==> flow/design.v <==
module enc_bundler(
	input wire 						bundling_features,
    input wire [617-1:0]	bits_to_bundle,
    output wire 					thresholded_bit
    );
	localparam integer ENCODING_BIT_THR = 6;
    logic [1:0] tree_add_lvl_0	[0:307];
    wire  [2:0] tree_add_lvl_1	[0:153];
    wire  [3:0] tree_add_lvl_2	[0:76];
    wire  [4:0] tree_add_lvl_3	[0:38];
    wire  [5:0] tree_add_lvl_4	[0:18];
    wire  [6:0] tree_add_lvl_5	[0:9];
    wire  [7:0] tree_add_lvl_6	[0:4];
    wire  [8:0] tree_add_lvl_7	[0:1];
    wire  [9:0] tree_add_lvl_8;
    wire  [9:0] accumulated_sum;
	always_comb begin
			for (int i = 0; i < 308; i++ ) begin
			  tree_add_lvl_0[i] = bits_to_bundle[2*i] + bits_to_bundle[(2*i)+1];
			end
	end
    for (genvar i = 0; i < 154; i++ ) begin
      assign tree_add_lvl_1[i] = tree_add_lvl_0[2*i] + tree_add_lvl_0[(2*i)+1];
    end
    for (genvar i = 0; i < 77; i++ ) begin
      assign tree_add_lvl_2[i] = tree_add_lvl_1[2*i] + tree_add_lvl_1[(2*i)+1];
    end
    for (genvar i = 0; i < 38; i++ ) begin
      assign tree_add_lvl_3[i] = tree_add_lvl_2[2*i] + tree_add_lvl_2[(2*i)+1];
    end
    assign tree_add_lvl_3[38] = tree_add_lvl_2[76] + bits_to_bundle[616];
    for (genvar i = 0; i < 19; i++ ) begin
      assign tree_add_lvl_4[i] = tree_add_lvl_3[2*i] + tree_add_lvl_3[(2*i)+1];
    end
    for (genvar i = 0; i < 9; i++ ) begin
      assign tree_add_lvl_5[i] = tree_add_lvl_4[2*i] + tree_add_lvl_4[(2*i)+1];
    end
    assign tree_add_lvl_5[9] = tree_add_lvl_4[18] + tree_add_lvl_3[38];
    for (genvar i = 0; i < 5; i++ ) begin
      assign tree_add_lvl_6[i] = tree_add_lvl_5[2*i] + tree_add_lvl_5[(2*i)+1];
    end
    for (genvar i = 0; i < 2; i++ ) begin
      assign tree_add_lvl_7[i] = tree_add_lvl_6[2*i] + tree_add_lvl_6[(2*i)+1];
    end
    assign tree_add_lvl_8 = tree_add_lvl_7[0] + tree_add_lvl_7[1];
    assign accumulated_sum = tree_add_lvl_8 + tree_add_lvl_6[4]; 
    assign thresholded_bit = (accumulated_sum > ENCODING_BIT_THR) ? 1'b1 : 1'b0;
endmodule  
module enc_bundler_top(
	input  wire 						clk,
	input  wire 						nrst,
	input  wire 						bundling_features,
	input  wire [617-1:0]	bits_to_bundle,
	output logic 						encoded_bit
	);
	wire thresholded_bit;
	enc_bundler ENC_BUNDLER(
		.bundling_features					(bundling_features),
		.bits_to_bundle						(bits_to_bundle),
		.thresholded_bit					(thresholded_bit)
	);
	always_ff @(posedge clk or negedge nrst) begin
		if (!nrst) begin
			encoded_bit <= 1'b0;
		end
		else if (bundling_features) begin
			encoded_bit <= thresholded_bit;
		end
		else begin
			encoded_bit <= encoded_bit;
		end
	end
endmodule
# Step by step through the tools: enc_bundler_top
# What the tools print for enc_bundler_top, step after step.
# Lines are those of the file above, counted from 1.
# Operators carry their Yosys type and port widths (W data, S select, Z words).
# A cell with n/a has no value.
# inputs
top	enc_bundler_top
clock	clk
lib	sky130hd
corner	tt_025C_1v80

# Word level
# Source: Yosys, flattened and elaborated. Widths are those after wreduce; folded enables and synchronous resets count as part of the registers. Registers that Yosys merges into a memory's read port (data or address) are not register bits. Print and check cells do not count. Equal cells are merged and count once.
# word_totals
out_inout_bits	1
input_bits	620
word_cells	619
ff_bits	1
# op_classes
n_cmp	1
addsub	616
n_mux	1
# ops
operator	count
$add A1 B1 Y2	308
$add A2 B2 Y3	154
$add A3 B3 Y4	77
$add A4 B4 Y5	38
$add A5 B5 Y6	19
$add A6 B6 Y7	9
$add A7 B7 Y8	5
$add A8 B8 Y9	2
$gt A10 B3 Y1 const B	1
$add A10 B8 Y10	1
$add A9 B9 Y10	1
$add A6 B5 Y7	1
$add A4 B1 Y5	1
$mux W1	1

# Longest topological paths
# Depth = most cells in a row (Yosys ltp): at word level without a register or memory, in the mapped netlist without a sequential cell, where the memories' decode and read muxes count.
# logic_depth
depth_word	12
abc_area	0
ltp_mapped	31

# After synthesis
# Yosys stat after the flow's synthesis: flattened, memories mapped to cells. It holds for the ABC_AREA given above (unset counts as 0); a run with the other value may have another netlist.
# The area totals of this step are shown rounded.
# by_type
cell	count	type_area_um2
sky130_fd_sc_hd__fa_1	599	1.2E+04
sky130_fd_sc_hd__inv_1	938	3.52E+03
sky130_fd_sc_hd__ha_1	78	975.936
sky130_fd_sc_hd__dfrtp_1	1	25.024
sky130_fd_sc_hd__nor2_1	6	22.522
sky130_fd_sc_hd__o21ai_0	4	20.019
sky130_fd_sc_hd__o2111ai_1	2	17.517
sky130_fd_sc_hd__a41oi_2	1	16.266
sky130_fd_sc_hd__o41ai_2	1	16.266
sky130_fd_sc_hd__a21oi_1	3	15.014
sky130_fd_sc_hd__nand2_1	4	15.014
sky130_fd_sc_hd__a211oi_2	1	12.512
sky130_fd_sc_hd__nor2b_1	2	12.512
sky130_fd_sc_hd__nor4_2	1	12.512
sky130_fd_sc_hd__a221o_1	1	10.01
sky130_fd_sc_hd__mux2i_1	1	10.01
sky130_fd_sc_hd__o21ba_1	1	10.01
sky130_fd_sc_hd__a221oi_1	1	8.758
# Other cell types: 16; their cells: 16.
# mapped
ff_cells	1
mapped_area_um2	16800
buf_cells	0
mapped_cells	1661
# The figures by module come from a second, unflattened synthesis with its own total; it is not the netlist above.
# hier_totals
cells_unflattened	1660
area_unflattened_um2	16800
# Rows give one instance, submodules left out.
# by_module
mod	mod_seq_area_um2	n_inst	cells	mod_area_um2
enc_bundler	0.0	1	1658	16800
enc_bundler_top	25.0	1	2	40.0

# Worst setup path after synthesis
# OpenSTA on the mapped netlist: ideal clock, no wires. The path of least setup slack (recovery checks aside). Input and output delay are each 20% of the period. Register names are those of the netlist, which keeps one name where synthesis merged equal registers.
# synth_path
path_type	input-to-reg
startpoint	in bits_to_bundle[443]
endpoint	reg encoded_bit
launch_ns	2.500
path_delay_ns	8.353
stages	31
t_required_ns	12.361
period_ns	12.5
setup_ns	0.139
setup_slack_ns	1.647
input_delay_ns	2.500
arrival_ns	10.714
n_path_buf	0
synth_period_reached_ns	10.853
# "path_delay_ns" is the arrival time less input delay plus setup time.
# "stages" counts driving pins, that of a launching flip-flop among them; a cell with two outputs on the path counts twice.
# "synth_period_reached_ns" is the clock period less the worst setup slack; recovery checks do not enter. This is arithmetic on one report: input and output delays are still those of the set period (20% each).
# The rows between start and end are the longest chain of elaborated cells between them; the timing report does not say that the signal goes this way. Where chains are equally long, one stands for them.
# Each line given opens the expression or statement behind the cell; cells for indexed reads and writes are added by Yosys, which also makes memories of some case tables.
# At most two assigning lines are given for a register; there are more.
# synth_between
path_cell_list	sky130_fd_sc_hd__fa_1 sky130_fd_sc_hd__inv_1 sky130_fd_sc_hd__fa_1 sky130_fd_sc_hd__inv_1 sky130_fd_sc_hd__fa_1 sky130_fd_sc_hd__inv_1 sky130_fd_sc_hd__fa_1 sky130_fd_sc_hd__inv_1 sky130_fd_sc_hd__fa_1 sky130_fd_sc_hd__inv_1 sky130_fd_sc_hd__fa_1 sky130_fd_sc_hd__fa_1 sky130_fd_sc_hd__inv_1 sky130_fd_sc_hd__fa_1 sky130_fd_sc_hd__inv_1 sky130_fd_sc_hd__fa_1 sky130_fd_sc_hd__inv_1 sky130_fd_sc_hd__fa_1 sky130_fd_sc_hd__inv_1 sky130_fd_sc_hd__fa_1 sky130_fd_sc_hd__fa_1 sky130_fd_sc_hd__fa_1 sky130_fd_sc_hd__inv_1 sky130_fd_sc_hd__fa_1 sky130_fd_sc_hd__inv_1 sky130_fd_sc_hd__fa_1 sky130_fd_sc_hd__and2b_1 sky130_fd_sc_hd__nor4b_1 sky130_fd_sc_hd__a221o_1 sky130_fd_sc_hd__nor4_2 sky130_fd_sc_hd__a41oi_2
elab_chain_len	12
cone_cells	12
cone_lines	11
cone_classes	10 x add/sub; 1 x compare; 1 x mux
# synth_rtl
item	line_no	text
start: declaration	53	input wire [617-1:0] bits_to_bundle,
$add A1 B1 Y2	19	tree_add_lvl_0[i] = bits_to_bundle[2*i] + bits_to_bundle[(2*i)+1];
$add A2 B2 Y3	23	assign tree_add_lvl_1[i] = tree_add_lvl_0[2*i] + tree_add_lvl_0[(2*i)+1];
$add A3 B3 Y4	26	assign tree_add_lvl_2[i] = tree_add_lvl_1[2*i] + tree_add_lvl_1[(2*i)+1];
$add A4 B4 Y5	29	assign tree_add_lvl_3[i] = tree_add_lvl_2[2*i] + tree_add_lvl_2[(2*i)+1];
$add A5 B5 Y6	33	assign tree_add_lvl_4[i] = tree_add_lvl_3[2*i] + tree_add_lvl_3[(2*i)+1];
$add A6 B6 Y7	36	assign tree_add_lvl_5[i] = tree_add_lvl_4[2*i] + tree_add_lvl_4[(2*i)+1];
$add A7 B7 Y8	40	assign tree_add_lvl_6[i] = tree_add_lvl_5[2*i] + tree_add_lvl_5[(2*i)+1];
$add A8 B8 Y9	43	assign tree_add_lvl_7[i] = tree_add_lvl_6[2*i] + tree_add_lvl_6[(2*i)+1];
$add A9 B9 Y10	45	assign tree_add_lvl_8 = tree_add_lvl_7[0] + tree_add_lvl_7[1];
$add A10 B8 Y10	46	assign accumulated_sum = tree_add_lvl_8 + tree_add_lvl_6[4];
$gt A10 B3 Y1	47	assign thresholded_bit = (accumulated_sum > ENCODING_BIT_THR) ? 1'b1 : 1'b0;
$mux W1	47
end: assignment	67	encoded_bit <= thresholded_bit;
end: assignment	70	encoded_bit <= encoded_bit;
end: declaration	54	output logic encoded_bit

# Worst path after layout
# Path of least setup slack in the final report of run 1 (OpenROAD, finished layout, wires in). Where an end is a register, its clock arrival counts in the times.
# layout_path
path_type	input-to-reg
startpoint	in bits_to_bundle[443]
endpoint	reg encoded_bit
t_required_ns	12.36
period_ns	12.5
input_delay_ns	2.50
launch_ns	2.50
arrival_ns	11.57
setup_slack_ns	0.79
setup_ns	0.14
stages	32
n_path_buf	1
# The rows between start and end are the longest chain of elaborated cells between them; the timing report does not say that the signal goes this way. Where chains are equally long, one stands for them.
# At most two assigning lines are given for a register; there are more.
# layout_between
path_cell_list	sky130_fd_sc_hd__clkdlybuf4s50_1 sky130_fd_sc_hd__fa_1 sky130_fd_sc_hd__inv_1 sky130_fd_sc_hd__fa_1 sky130_fd_sc_hd__inv_1 sky130_fd_sc_hd__fa_1 sky130_fd_sc_hd__inv_1 sky130_fd_sc_hd__fa_1 sky130_fd_sc_hd__inv_1 sky130_fd_sc_hd__fa_1 sky130_fd_sc_hd__inv_1 sky130_fd_sc_hd__fa_1 sky130_fd_sc_hd__fa_1 sky130_fd_sc_hd__inv_1 sky130_fd_sc_hd__fa_1 sky130_fd_sc_hd__inv_1 sky130_fd_sc_hd__fa_1 sky130_fd_sc_hd__inv_1 sky130_fd_sc_hd__fa_1 sky130_fd_sc_hd__inv_1 sky130_fd_sc_hd__fa_1 sky130_fd_sc_hd__fa_1 sky130_fd_sc_hd__fa_1 sky130_fd_sc_hd__inv_1 sky130_fd_sc_hd__fa_1 sky130_fd_sc_hd__inv_1 sky130_fd_sc_hd__fa_1 sky130_fd_sc_hd__and2b_1 sky130_fd_sc_hd__o2111ai_1 sky130_fd_sc_hd__and4_1 sky130_fd_sc_hd__nor4_2 sky130_fd_sc_hd__a41oi_2
elab_chain_len	12
cone_cells	12
cone_lines	11
cone_classes	10 x add/sub; 1 x compare; 1 x mux
# layout_rtl
item	line_no	text
start: declaration	53	input wire [617-1:0] bits_to_bundle,
$add A1 B1 Y2	19	tree_add_lvl_0[i] = bits_to_bundle[2*i] + bits_to_bundle[(2*i)+1];
$add A2 B2 Y3	23	assign tree_add_lvl_1[i] = tree_add_lvl_0[2*i] + tree_add_lvl_0[(2*i)+1];
$add A3 B3 Y4	26	assign tree_add_lvl_2[i] = tree_add_lvl_1[2*i] + tree_add_lvl_1[(2*i)+1];
$add A4 B4 Y5	29	assign tree_add_lvl_3[i] = tree_add_lvl_2[2*i] + tree_add_lvl_2[(2*i)+1];
$add A5 B5 Y6	33	assign tree_add_lvl_4[i] = tree_add_lvl_3[2*i] + tree_add_lvl_3[(2*i)+1];
$add A6 B6 Y7	36	assign tree_add_lvl_5[i] = tree_add_lvl_4[2*i] + tree_add_lvl_4[(2*i)+1];
$add A7 B7 Y8	40	assign tree_add_lvl_6[i] = tree_add_lvl_5[2*i] + tree_add_lvl_5[(2*i)+1];
$add A8 B8 Y9	43	assign tree_add_lvl_7[i] = tree_add_lvl_6[2*i] + tree_add_lvl_6[(2*i)+1];
$add A9 B9 Y10	45	assign tree_add_lvl_8 = tree_add_lvl_7[0] + tree_add_lvl_7[1];
$add A10 B8 Y10	46	assign accumulated_sum = tree_add_lvl_8 + tree_add_lvl_6[4];
$gt A10 B3 Y1	47	assign thresholded_bit = (accumulated_sum > ENCODING_BIT_THR) ? 1'b1 : 1'b0;
$mux W1	47
end: assignment	67	encoded_bit <= thresholded_bit;
end: assignment	70	encoded_bit <= encoded_bit;
end: declaration	54	output logic encoded_bit

# Measured data: module enc_bundler_top, platform sky130hd, 5 stored runs of the flow under differing settings, order arbitrary. Input and output delays are each 20% of the period that was set; the output load is 0.01 pF.
# By "period_reached_ns" is meant the clock period of the run minus its worst setup slack. This is arithmetic on one report: input and output delays are still those of the set period (20% each).
# The results are shown rounded.
# A setting shown as -- is not set for that run.
setting or result,run 1,run 2,run 3,run 4,run 5
CELL_PAD_IN_SITES_GLOBAL_PLACEMENT,2,3,--,1,1
CTS_CLUSTER_DIAMETER,198,--,--,365,198
period_ns,12.5,8.31,7.93,12.5,12.5
CAP_MARGIN,20,25,40,40,20
CORE_MARGIN,2,9,6,2,2
CORE_UTILIZATION,40,24,20,37,40
SLEW_MARGIN,20,20,20,30,20
CELL_PAD_IN_SITES_DETAIL_PLACEMENT,--,1,--,1,--
GPL_ROUTABILITY_DRIVEN,--,0,--,1,0
GPL_TIMING_DRIVEN,--,0,1,1,--
PLACE_DENSITY_LB_ADDON,--,0.17,0.06,0.15,0.29
SETUP_SLACK_MARGIN,--,2.4,-0.23,0.3,--
ABC_AREA,--,--,1,--,1
CTS_CLUSTER_SIZE,--,--,19,96,--
TNS_END_PERCENT,--,--,50,95,60
CORE_ASPECT_RATIO,--,--,--,0.54,1.94
MAX_ROUTING_LAYER,--,--,--,met5,--
synthArea_um2,16800,16800,16900,16800,16900
design.die.area_um2,43700,80000,91700,47300,44000
final_util_frac,0.568,0.352,0.295,0.53,0.567
setup_worst_slack_ns,0.791,-2.61,-2.55,0.673,0.974
tns_ns,0.000,-2.61,-2.55,0.000,0.000
holdWs_ns,0.667,0.719,0.505,0.567,0.524
period_reached_ns,11.709,10.917,10.481,11.827,11.526
